==> flow/design.v <==
`timescale 1 ns / 1 ps
`default_nettype none
package bfp_pkg;
  function automatic logic [63:0] byte_reverse(input logic [63:0] din);
    for (int i = 0; i < 8; i++) begin
      byte_reverse[63-8*i-:8] = din[8*i+7-:8];
    end
  endfunction
endpackage
`timescale 1 ns / 1 ps
`default_nettype none
module fifo_srl #(
    parameter int ADDR_WIDTH = 4,
    parameter int DATA_WIDTH = 8
) (
    input logic clk,
    input logic rst,
    input logic  [DATA_WIDTH-1:0] din,
    input logic wr_en,
    output logic full,
    output logic [DATA_WIDTH-1:0] dout,
    output logic empty,
    input logic                   rd_en
);
  localparam int Depth = 2 ** ADDR_WIDTH;
  logic [DATA_WIDTH-1:0] srl   [Depth];
  logic [ADDR_WIDTH-1:0] addr;
  logic                  valid;
  assign full = &addr;
  always_ff @(posedge clk) begin
    if (wr_en && !full) begin
      srl[0] <= din;
      for (int i = 1; i < 16; i++) begin
        srl[i] <= srl[i-1];
      end
    end
  end
  assign dout = srl[addr];
  always_ff @(posedge clk) begin
    if (rst) begin
      addr <= '0;
    end else if (wr_en && ~rd_en && ~&addr && valid) begin
      addr <= addr + 1;
    end else if (rd_en && (&addr || (~wr_en && |addr))) begin
      addr <= addr - 1;
    end
  end
  always_ff @(posedge clk) begin
    if (rst) begin
      valid <= 1'b0;
    end else if (addr == '0 && wr_en) begin
      valid <= 1'b1;
    end else if (addr == '0 && ~wr_en && rd_en) begin
      valid <= 1'b0;
    end
  end
  assign empty = ~valid;
endmodule
`default_nettype wire
`timescale 1 ns / 1 ps
`default_nettype none
module bfp_comp_exp (
    input logic clk,
    input logic rst,
    input logic  [63:0] din_data,
    input logic din_valid,
    input logic din_sync,
    input logic din_last,
    output logic [63:0] dout_data,
    output logic [ 2:0] dout_state,
    output logic dout_valid,
    output logic dout_sync,
    output logic dout_last,
    input logic  [ 3:0] ud_iq_width
);
  function automatic logic [15:0] get_max2(input logic [15:0] din0, input logic [15:0] din1);
    logic [15:0] d0;
    logic [15:0] d1;
    d0 = din0[15] ? ~din0 : din0;
    d1 = din1[15] ? ~din1 : din1;
    get_max2 = d0 > d1 ? d0 : d1;
  endfunction
  function automatic logic [15:0] get_max4(input logic [15:0] din0, input logic [15:0] din1,
                                           input logic [15:0] din2, input logic [15:0] din3);
    logic [15:0] d0;
    logic [15:0] d1;
    d0 = get_max2(din0, din1);
    d1 = get_max2(din2, din3);
    get_max4 = d0 > d1 ? d0 : d1;
  endfunction
  function automatic logic [3:0] get_msb(input logic [15:0] din);
    get_msb = 0;
    for (int i = 1; i < 16; i++) begin
      if (din[i] ^ din[i-1]) get_msb = i;
    end
  endfunction
  function automatic logic [3:0] get_shift(input logic [3:0] msb, input logic [3:0] width);
    get_shift = width == 0 ? 0 : 15 - msb;
    get_shift = get_shift < 16 - width ? get_shift : 16 - width;
  endfunction
  function automatic logic [3:0] get_exp(input logic [3:0] msb, input logic [3:0] width);
    logic [4:0] temp;
    if (width == '0) begin
      temp = '0;
    end else begin
      temp = {1'b0, msb} - width + 1;
    end
    get_exp = temp[4] ? 0 : temp[3:0];
  endfunction
  function automatic logic [15:0] get_mask(input logic [3:0] w);
    logic [15:0] mask;
    case (w)
      0: mask = 16'h0000;
      1: mask = 16'h7FFF;
      2: mask = 16'h3FFF;
      3: mask = 16'h1FFF;
      4: mask = 16'h0FFF;
      5: mask = 16'h07FF;
      6: mask = 16'h03FF;
      7: mask = 16'h01FF;
      8: mask = 16'h00FF;
      9: mask = 16'h007F;
      10: mask = 16'h003F;
      11: mask = 16'h001F;
      12: mask = 16'h000F;
      13: mask = 16'h0007;
      14: mask = 16'h0003;
      default: mask = 16'h0001;
    endcase
    get_mask = mask;
  endfunction
  logic [15:0] data0  [4];
  logic [ 2:0] state0;
  generate
    for (genvar i = 0; i < 4; i++) begin : g_data0
      assign data0[i] = din_data[63-i*16-:16];
    end
  endgenerate
  always_ff @(posedge clk) begin
    if (rst || (din_valid && din_last)) begin
      state0 <= '0;
    end else if (din_valid) begin
      state0 <= state0 == 5 ? 0 : state0 + 1;
    end
  end
  logic [15:0] max1;
  logic [ 2:0] state1;
  logic        valid1;
  logic        last1;
  always_ff @(posedge clk) begin
    max1 <= get_max4(data0[0], data0[1], data0[2], data0[3]);
  end
  always_ff @(posedge clk) begin
    state1 <= state0;
    valid1 <= din_valid;
    last1  <= din_last;
  end
  logic [15:0] max2;
  logic [ 2:0] state2;
  logic [ 3:0] shift2;
  logic [ 3:0] exp2;
  logic        valid2;
  logic        last2;
  always_ff @(posedge clk) begin
    if (valid1) begin
      if (state1 == 0) begin
        max2 <= max1;
      end else begin
        max2 <= get_max2(max1, max2);
      end
    end
  end
  assign shift2 = get_shift(get_msb(max2), ud_iq_width);
  assign exp2   = get_exp(get_msb(max2), ud_iq_width);
  always_ff @(posedge clk) begin
    state2 <= state1;
    valid2 <= valid1;
    last2  <= last1;
  end
  logic [64:0] fifo3;
  logic [15:0] mask3;
  logic [15:0] data3  [4];
  logic [ 3:0] shift3;
  logic [ 3:0] exp3;
  logic [ 2:0] state3;
  logic        empty3;
  logic        valid3;
  logic        sync3;
  logic        last3;
  always_ff @(posedge clk) begin
    mask3 <= get_mask(ud_iq_width) >> 1;
  end
  generate
    for (genvar i = 0; i < 4; i++) begin : g_data3
      assign data3[i] = fifo3[63-i*16-:16];
    end
  endgenerate
  always_ff @(posedge clk) begin
    if (rst || (valid3 && last3)) begin
      state3 <= '0;
    end else if (~empty3 || valid3) begin
      state3 <= state3 == 5 ? 0 : state3 + 1;
    end
  end
  assign valid3 = ~empty3 || state3 > 0;
  always_ff @(posedge clk) begin
    if (rst) begin
      sync3 <= 1'b0;
    end else if (valid3 && last3) begin
      sync3 <= 1'b0;
    end else if (valid3) begin
      sync3 <= 1'b1;
    end
  end
  assign last3 = fifo3[64];
  logic [15:0] mask4;
  logic [15:0] data4  [4];
  logic [ 3:0] exp4;
  logic [ 2:0] state4;
  logic        valid4;
  logic        sync4;
  logic        last4;
  always_ff @(posedge clk) begin
    mask4 <= ~get_mask(ud_iq_width);
  end
  generate
    for (genvar i = 0; i < 4; i++) begin : g_data4
      always_ff @(posedge clk) begin
        data4[i] <= (data3[i] << shift3) | mask3;
      end
    end
  endgenerate
  always_ff @(posedge clk) begin
    exp4   <= exp3;
    state4 <= state3;
    valid4 <= valid3;
    sync4  <= sync3;
    last4  <= last3;
  end
  logic [63:0] data5_or;
  logic [63:0] data5_shift[4];
  logic [15:0] data5      [4];
  logic [ 6:0] shift5     [4];
  logic [ 3:0] exp5;
  logic [ 2:0] state5;
  logic        valid5;
  logic        sync5;
  logic        last5;
  generate
    for (genvar i = 0; i < 4; i++) begin : g_data5
      always_ff @(posedge clk) begin
        if (data4[i] == 16'h7FFF) begin
          data5[i] <= data4[i] & mask4;
        end else begin
          data5[i] <= (data4[i] + 1) & mask4;
        end
      end
      always_comb begin
        data5_shift[i] = {data5[i], 48'b0} >> shift5[i];
      end
    end
  endgenerate
  always_comb begin
    if (state5 == 0) begin
      data5_or = {4'b0, exp5, 56'b0};
    end else begin
      data5_or = 64'b0;
    end
    for (int i = 0; i < 4; i++) begin
      data5_or = data5_or | data5_shift[i];
    end
  end
  generate
    for (genvar i = 0; i < 4; i++) begin : g_shift5
      always_ff @(posedge clk) begin
        if (state4 == 0) begin
          shift5[i] <= i * ud_iq_width + 8;
        end else begin
          shift5[i] <= i * ud_iq_width;
        end
      end
    end
  endgenerate
  always_ff @(posedge clk) begin
    exp5   <= exp4;
    state5 <= state4;
    valid5 <= valid4;
    sync5  <= sync4;
    last5  <= last4;
  end
  always_ff @(posedge clk) begin
    dout_data  <= data5_or;
    dout_state <= state5;
    dout_sync  <= sync5;
    dout_valid <= valid5;
    dout_last  <= last5;
  end
  logic [7:0] exp_fifo_din;
  logic       exp_fifo_wr;
  logic [7:0] exp_fifo_dout;
  logic       exp_fifo_rd;
  assign exp_fifo_din = {shift2, exp2};
  assign exp_fifo_wr  = valid2 && (state2 == 5 || last2);
  assign exp_fifo_rd  = (state3 == 0);
  assign {shift3, exp3} = exp_fifo_dout;
  fifo_srl #(
      .DATA_WIDTH(8)
  ) i_exp_fifo (
      .clk  (clk),
      .rst  (rst),
      .din  (exp_fifo_din),
      .wr_en(exp_fifo_wr),
      .full (   ),
      .dout (exp_fifo_dout),
      .empty(empty3),
      .rd_en(exp_fifo_rd)
  );
  fifo_srl #(
      .DATA_WIDTH(65)
  ) i_data_fifo (
      .clk  (clk),
      .rst  (rst),
      .din  ({din_last, din_data}),
      .wr_en(din_valid),
      .full (   ),
      .dout (fifo3),
      .empty(   ),
      .rd_en(valid3)
  );
endmodule
`default_nettype wire
`timescale 1 ns / 1 ps
`default_nettype none
module bfp_comp_gearbox (
    input logic clk,
    input logic rst,
    input logic  [63:0] din_data,
    input logic  [ 2:0] din_state,
    input logic din_valid,
    input logic din_sync,
    input logic din_last,
    output logic [63:0] m_axis_tdata,
    output logic [ 7:0] m_axis_tkeep,
    output logic m_axis_tvalid,
    output logic m_axis_tlast,
    input logic [3:0] ud_iq_width
);
  logic [63:0] data_shift;
  logic [63:0] data_shift_f;
  logic [63:0] tdata;
  logic [63:0] tdata_f;
  logic [ 4:0] cnt;
  logic [ 4:0] cnt_next;
  logic [ 5:0] shift;
  logic        last_extend;
  assign {data_shift, data_shift_f} = {din_data, 64'b0} >> shift;
  always_ff @(posedge clk) begin
    if (rst) begin
      cnt <= '0;
    end else if (din_valid && din_last && cnt_next > 16) begin
      cnt <= cnt_next;
    end else if (din_valid && din_last) begin
      cnt <= '0;
    end else if (din_valid) begin
      cnt <= cnt_next;
    end else if (last_extend) begin
      cnt <= '0;
    end
  end
  always_comb begin
    if (din_state == 0) begin
      cnt_next = (cnt & 5'h0F) + 2 + ud_iq_width;
    end else begin
      cnt_next = (cnt & 5'h0F) + ud_iq_width;
    end
  end
  assign shift = {cnt[3:0], 2'b0};
  always_ff @(posedge clk) begin
    last_extend <= din_valid && din_last && (cnt_next > 16);
  end
  always_ff @(posedge clk) begin
    if (last_extend) begin
        tdata <= tdata_f | data_shift;
    end else if (din_valid) begin
      if (~din_sync) begin
        tdata <= data_shift;
      end else if (cnt[4]) begin
        tdata <= tdata_f | data_shift;
      end else begin
        tdata <= tdata | data_shift;
      end
    end
  end
  always_ff @(posedge clk) begin
    if (din_valid) begin
      tdata_f <= data_shift_f;
    end
  end
  assign m_axis_tdata  = bfp_pkg::byte_reverse(tdata);
  always_ff @(posedge clk) begin
    if (din_valid && din_last) begin
      m_axis_tvalid <= 1'b1;
    end else if (last_extend) begin
      m_axis_tvalid <= 1'b1;
    end else if (din_valid && cnt_next >= 16) begin
      m_axis_tvalid <= 1'b1;
    end else begin
      m_axis_tvalid <= 1'b0;
    end
  end
  always_ff @(posedge clk) begin
    if (din_valid && din_last && cnt_next <= 16) begin
      m_axis_tlast <= 1'b1;
    end else if (last_extend) begin
      m_axis_tlast <= 1'b1;
    end else if (din_valid) begin
      m_axis_tlast <= 1'b0;
    end
  end
  always_ff @(posedge clk) begin
    if (din_valid && din_last && cnt_next < 16) begin
      m_axis_tkeep <= 8'hFF >> (8 - shift / 8);
    end else if (last_extend) begin
      m_axis_tkeep <= 8'hFF >> (8 - shift / 8);
    end else if (din_valid) begin
      m_axis_tkeep <= 8'hFF;
    end
  end
endmodule
`default_nettype wire
`timescale 1 ns / 1 ps
`default_nettype none
module bfp_comp (
    input logic clk,
    input logic rst,
    input logic  [63:0] s_axis_tdata,
    input logic  [ 7:0] s_axis_tkeep,
    input logic s_axis_tvalid,
    input logic s_axis_tlast,
    input logic  [31:0] s_axis_tuser,
    output logic [63:0] m_axis_tdata,
    output logic [ 7:0] m_axis_tkeep,
    output logic m_axis_tvalid,
    output logic m_axis_tlast,
    output logic [31:0] m_axis_tuser,
    input logic  [ 3:0] ctrl_ud_comp_meth,
    input logic  [ 3:0] ctrl_ud_iq_width
);
  logic [63:0] s_axis_tdata_reversed;
  logic [63:0] data0;
  logic        valid0;
  logic        last0;
  logic [31:0] user0;
  logic        sync0;
  logic [ 3:0] ud_iq_width;
  logic [63:0] d0_data;
  logic [ 2:0] d0_state;
  logic        d0_valid;
  logic        d0_sync;
  logic        d0_last;
  logic [31:0] fifo_din;
  logic        fifo_wr;
  logic [31:0] fifo_dout;
  logic        fifo_rd;
  assign s_axis_tdata_reversed = bfp_pkg::byte_reverse(s_axis_tdata);
  always_ff @(posedge clk) begin
    data0  <= s_axis_tdata_reversed;
    valid0 <= s_axis_tvalid;
    last0  <= s_axis_tlast;
    user0  <= s_axis_tuser;
  end
  always_ff @(posedge clk) begin
    if (rst || (valid0 && last0)) begin
      sync0 <= 1'b0;
    end else if (valid0) begin
      sync0 <= 1'b1;
    end
  end
  assign fifo_din = user0;
  assign fifo_wr  = valid0 && ~sync0;
  assign fifo_rd  = d0_valid & ~d0_sync;
  always_ff @(posedge clk) begin
    if (fifo_rd) begin
      m_axis_tuser <= fifo_dout;
    end
  end
  always_ff @(posedge clk) begin
    if (ctrl_ud_comp_meth == 1) begin
      ud_iq_width <= ctrl_ud_iq_width;
    end else begin
      ud_iq_width <= '0;
    end
  end
  bfp_comp_exp i_exp (
      .clk        (clk),
      .rst        (rst),
      .din_data   (data0),
      .din_valid  (valid0),
      .din_sync   (sync0),
      .din_last   (last0),
      .dout_data  (d0_data),
      .dout_state (d0_state),
      .dout_valid (d0_valid),
      .dout_sync  (d0_sync),
      .dout_last  (d0_last),
      .ud_iq_width(ud_iq_width)
  );
  bfp_comp_gearbox i_gearbox (
      .clk          (clk),
      .rst          (rst),
      .din_data     (d0_data),
      .din_state    (d0_state),
      .din_valid    (d0_valid),
      .din_sync     (d0_sync),
      .din_last     (d0_last),
      .m_axis_tdata (m_axis_tdata),
      .m_axis_tkeep (m_axis_tkeep),
      .m_axis_tvalid(m_axis_tvalid),
      .m_axis_tlast (m_axis_tlast),
      .ud_iq_width  (ud_iq_width)
  );
  fifo_srl #(
      .DATA_WIDTH(32)
  ) i_user_fifo (
      .clk  (clk),
      .rst  (rst),
      .din  (fifo_din),
      .wr_en(fifo_wr),
      .full (   ),
      .dout (fifo_dout),
      .empty(   ),
      .rd_en(fifo_rd)
  );
endmodule
`default_nettype wire
Reports on bfp_comp --
The steps from the RTL of bfp_comp to its reports follow in flow order. Line numbers count from 1 in the design file above. Cell names lack the library's common part. Not given: n/a
Set-up: top bfp_comp, clock port clk, library sky130hd, timing corner tt_025C_1v80

Word level --
Source: Yosys, flattened and elaborated. Widths are those after wreduce. Print and check cells do not count. Equal cells are merged and count once. Memory sizes are those after Yosys's memory passes, which may raise the word count (mostly to a power of two), join words into wider ones and drop unused or constant bits.
Bit counts: flip-flop bits (word level) 2297, ROM bits 480, word width x clocked read ports 30, memory cells 2, elaborated cells 403
Memory list:
- (name not given) | words 16, width 15, rd ports 1, wr ports 0, line 112 | case (w)
- (name not given) | words 16, width 15, rd ports 1, wr ports 0, line 112
Operators by class: add/subtract/negate cells 23, multipliers 1, $lt $le $gt $ge 10, equal/unequal tests 53, shift-type cells 10, mux-type cells 69, bitwise logic cells 49, reduce/logical cells 75
Operators by type and width (count):
- case mux 65 bit (select 16 bit) | 1
- case mux 32 bit (select 16 bit) | 1
- OR 64 bit | 5
- two-way mux 64 bit | 4
- two-way mux 16 bit | 15
- >> shifter 128 x 6 -> 128 bit | 1
- bitwise AND 16 bit | 8
- >> shifter 64 x 7 -> 64 bit | 2
- case mux 8 bit (select 16 bit) | 1
- NOT 16 bit | 7
- == test 4 bit (second input constant) | 24
- two-way mux 4 bit | 19
- adder 16 x 1 -> 16 bit (second input constant) | 4
- == test 16 x 15 -> 1 bit (second input constant) | 4
- OR 16 x 15 -> 16 bit | 4
- > comparator 16 bit | 4
- left shift 16 x 4 -> 16 bit | 4
- OR 60 x 64 -> 64 bit | 1
- >> shifter 64 x 5 -> 64 bit | 1
- >> shifter 64 x 6 -> 64 bit | 1
- two-way mux 60 bit | 1
- == test 4 x 3 -> 1 bit (second input constant) | 12
- logical AND 1 bit | 36
- two-way mux 5 bit | 7
- less-than comparator 4 x 32 -> 1 bit | 1
- >> shifter 8 x 32 -> 8 bit (first input constant) | 1
- == test 4 x 2 -> 1 bit (second input constant) | 6
- two-way mux 8 bit | 3
Other operator kinds: 39; their cells: 112.

Longest topological paths --
Depth = most cells in a row (Yosys ltp): at word level without a register or memory, in the mapped netlist without a sequential cell, where the memories' decode and read muxes count.
Logic depth: depth after elaboration 20, ABC_AREA 0, gate-level depth with buffers 24, mapped depth without buffers 20

Mapped cells and area --
Yosys stat after the flow's synthesis: flattened, memories mapped to cells. It holds for the ABC_AREA given above (unset counts as 0); a run with the other value may have another netlist.
Cells by type:
- edfxtp_1 | count 1859, area in all 5.58E+04 um2
- dfxtp_1 | count 435, area in all 8.71E+03 um2
- mux2i_1 | count 337, area in all 3.37E+03 um2
- a22oi_1 | count 319, area in all 2.39E+03 um2
- nand2_1 | count 440, area in all 1.65E+03 um2
- ha_1 | count 113, area in all 1.41E+03 um2
- a21oi_1 | count 261, area in all 1.31E+03 um2
- a22o_1 | count 143, area in all 1.25E+03 um2
- a221oi_1 | count 142, area in all 1.24E+03 um2
- nor2_1 | count 327, area in all 1.23E+03 um2
- o21ai_0 | count 189, area in all 945.907 um2
- mux4_2 | count 41, area in all 923.386 um2
- a222oi_1 | count 89, area in all 890.854 um2
- mux2_2 | count 77, area in all 867.082 um2
- clkbuf_1 | count 186, area in all 698.17 um2
- buf_2 | count 136, area in all 680.653 um2
- xor2_1 | count 64, area in all 560.538 um2
- inv_1 | count 148, area in all 555.533 um2
Not listed: further types 85, cells in them 1247.
Mapped netlist: cells in the netlist 6553, mapped area 93674.8 um2, flip-flops 2294, buffers 424
By module: a second synthesis without flattening, with its own total; a netlist apart from the flattened one above.
Second synthesis, totals: cell total of the unflattened synthesis 6581, area total of the unflattened synthesis 93652.3 um2
Rows give one instance, submodules left out.
Modules:
- fifo_srl #(DATA_WIDTH=65) | times used 1, cells 2198, area 38959.9 um2, sequential area 31330.0 um2
- fifo_srl #(DATA_WIDTH=32) | times used 1, cells 1112, area 19397.4 um2, sequential area 15474.8 um2
- bfp_comp_exp | times used 1, cells 2044, area 18172.4 um2, sequential area 6336.1 um2
- bfp_comp_gearbox | times used 1, cells 750, area 8735.9 um2, sequential area 4124.0 um2
- fifo_srl #(DATA_WIDTH=8) | times used 1, cells 333, area 5291.3 um2, sequential area 3943.8 um2
- bfp_comp | times used 1, cells 144, area 3095.5 um2, sequential area 3022.9 um2

Worst setup path after synthesis --
Source: OpenSTA report_checks on the synthesized netlist (no wires, ideal clock, input and output delay 20% of the period each), path of least setup slack; recovery checks are left aside. Register names are those of the netlist, which keeps one name where synthesis merged equal registers.
Path after synthesis: kind register to register, start point register i_exp.i_data_fifo.addr[0], end point register i_exp.i_data_fifo.addr[1], clock period 8138 ps, library setup time 84 ps, launch time at the first pin 0 ps, data arrival time 53188 ps, setup slack -45134 ps, path delay 53272 ps, stages on the path 9, buffers on the path 2, period reached after synthesis 53272 ps
"path delay" is the arrival time less input delay plus setup time. "stages on the path": output pins that drive a net of the path, with the launching flip-flop's if there is one; two outputs of one cell count as two. "period reached after synthesis" is the clock period less the worst setup slack; recovery checks do not enter. This is arithmetic on one report: input and output delays are still those of the set period (20% each). Between the ends stands the longest chain of elaborated cells between them, by number of cells; it is not shown to be the way that was timed. Of several equally long chains one is given. A line is the first line of the expression or statement that the cell stems from. Yosys adds cells for indexed reads and writes and turns some case tables into memories. At most two assigning lines are given for a register; there are more.
On the way, after synthesis: path through dfxtp_1 -> ha_1 -> buf_6 -> and3_1 -> buf_2 -> nor2b_1 -> nor3b_1 -> mux2_2 -> nor3_1, length of the longest elaborated chain 6, elaborated cells between the ends (all ways) 13, classes of those cells 2 x add/sub; 2 x mux; 9 x reduce/logical
Ends and longest elaborated chain, after synthesis:
- start: declaration | line 27 | logic [ADDR_WIDTH-1:0] addr;
- start: assignment | line 43 | addr <= addr + 1;
- start: assignment | line 45 | addr <= addr - 1;
- OR reduction 4 bit | line 44 | end else if (rd_en && (&addr || (~wr_en && |addr))) begin
- logical AND 1 bit | line 44
- logical OR 1 bit | line 44
- logical AND 1 bit | line 44
- two-way mux 4 bit | line 44
- two-way mux 4 bit | line 42 | end else if (wr_en && ~rd_en && ~&addr && valid) begin
- end: assignment | line 43
- end: assignment | line 45
- end: declaration | line 27

Path in the finished layout --
From the final timing report of run A: the path of least setup slack in the routed layout; clock arrival at registers is part of the times. The report prints the path's times to 10 ps; the period is as set.
Path post-layout: kind register to register, start point register data0[63], end point register i_exp.max1[2], clock period 8138 ps, library setup time 130 ps, launch time at the first pin 890 ps, data arrival time 6700 ps, setup slack 2180 ps, stages on the path 21, buffers on the path 1
Between the ends stands the longest chain of elaborated cells between them, by number of cells; it is not shown to be the way that was timed. Of several equally long chains one is given.
On the way, post-layout: path through dfxtp_1 -> xor2_1 -> ha_1 -> nand3_1 -> or2_2 -> nor2_1 -> nand3_1 -> and3b_1 -> a21oi_4 -> mux2i_1 -> inv_1 -> ha_1 -> a21o_1 -> a21o_1 -> a21o_1 -> a21oi_1 -> o211ai_1 -> a2111oi_0 -> nor2_1 -> buf_4 -> mux2i_1, length of the longest elaborated chain 6, elaborated cells between the ends (all ways) 6, classes of those cells 2 x compare; 3 x mux; 1 x logic
Ends and longest elaborated chain, post-layout:
- start: declaration | line 450 | logic [63:0] data0;
- start: assignment | line 467 | data0  <= s_axis_tdata_reversed;
- NOT 16 bit | line 79 | d0 = din0[15] ? ~din0 : din0;
- two-way mux 16 bit | line 79
- > comparator 16 bit | line 81 | get_max2 = d0 > d1 ? d0 : d1;
- two-way mux 16 bit | line 81
- > comparator 16 bit | line 89 | get_max4 = d0 > d1 ? d0 : d1;
- two-way mux 16 bit | line 89
- end: assignment | line 151 | max1 <= get_max4(data0[0], data0[1], data0[2], data0[3]);
- end: declaration | line 146 | logic [15:0] max1;

Data sheet: physical implementation of bfp_comp

Design bfp_comp on sky130hd. What follows are 2 stored runs of the flow, each under its own settings; their order means nothing. The constraints put input and output delay at 20% of the set period each and load the outputs with 0.01 pF.
By "clock period reached" is meant the clock period of the run minus its worst setup slack. This is arithmetic on one report: input and output delays are still those of the set period (20% each).
"time used up by the worst setup path": the worst setup path's part of the clock period (all of it between registers, 20% less for each end at a port) less its slack. A launch clock that arrives late makes it longer, a capture clock that arrives late makes it shorter.
"total design power" rests on the timing tool's default activity at the inputs, not on a simulated workload.
"time used up by the worst setup path" is known to 10 ps.

[run A] flow files
==> flow/run.sh <==
#!/bin/bash
# the make line also repeats the synthesis and layout settings of config.mk as NAME=value (left out here)
make -C /OpenROAD-flow-scripts/flow DESIGN_CONFIG=/design/flow/config.mk WORK_HOME=/design/flow/orfs CLKGATE_MAP_FILE= finish
==> flow/config.mk <==
export PLATFORM = sky130hd
export DESIGN_NAME = bfp_comp
export DESIGN_NICKNAME = bfp_comp
export VERILOG_FILES = /design/flow/design.v
export SDC_FILE = /design/flow/constraint.sdc
export NUM_CORES = 4
export LEC_CHECK = 0
export CAP_MARGIN = 10
export CORE_MARGIN = 10
export CORE_UTILIZATION = 40
export SLEW_MARGIN = 20
==> flow/constraint.sdc <==
create_clock -name core_clock -period 8.138 [get_ports {clk}]
set_input_delay 1.6276 -clock core_clock [delete_from_list [all_inputs] [get_ports {clk}]]
set_output_delay 1.6276 -clock core_clock [all_outputs]
set_load 0.01 [all_outputs]

[run A] result: final utilization 45.8 %; total design power 0.033659 W; Yosys chip area after synthesis 93,674.8 um2; setup TNS 0 ps; time used up by the worst setup path 5,960 ps; critical path kind register to register; worst hold slack 309 ps; die outline area 253,945.0 um2; std-cell area (final layout) 106,515.0 um2; setup slack of the worst path 2,178 ps; clock period reached 5,960 ps

[run B] flow files
==> flow/run.sh <==
#!/bin/bash
# the make line also repeats the synthesis and layout settings of config.mk as NAME=value (left out here)
make -C /OpenROAD-flow-scripts/flow DESIGN_CONFIG=/design/flow/config.mk WORK_HOME=/design/flow/orfs CLKGATE_MAP_FILE= finish
==> flow/config.mk <==
export PLATFORM = sky130hd
export DESIGN_NAME = bfp_comp
export DESIGN_NICKNAME = bfp_comp
export VERILOG_FILES = /design/flow/design.v
export SDC_FILE = /design/flow/constraint.sdc
export NUM_CORES = 4
export LEC_CHECK = 0
export CAP_MARGIN = 10
export CORE_MARGIN = 10
export CORE_UTILIZATION = 40
export GPL_TIMING_DRIVEN = 0
export MAX_ROUTING_LAYER = met4
export SETUP_SLACK_MARGIN = -0.55
export SLEW_MARGIN = 20
==> flow/constraint.sdc <==
create_clock -name core_clock -period 8.138 [get_ports {clk}]
set_input_delay 1.6276 -clock core_clock [delete_from_list [all_inputs] [get_ports {clk}]]
set_output_delay 1.6276 -clock core_clock [all_outputs]
set_load 0.01 [all_outputs]

[run B] result: final utilization 47.0 %; total design power 0.035065 W; Yosys chip area after synthesis 93,674.8 um2; setup TNS 0 ps; time used up by the worst setup path 6,410 ps; critical path kind register to register; worst hold slack 317 ps; die outline area 253,945.0 um2; std-cell area (final layout) 109,410.0 um2; setup slack of the worst path 1,731 ps; clock period reached 6,407 ps
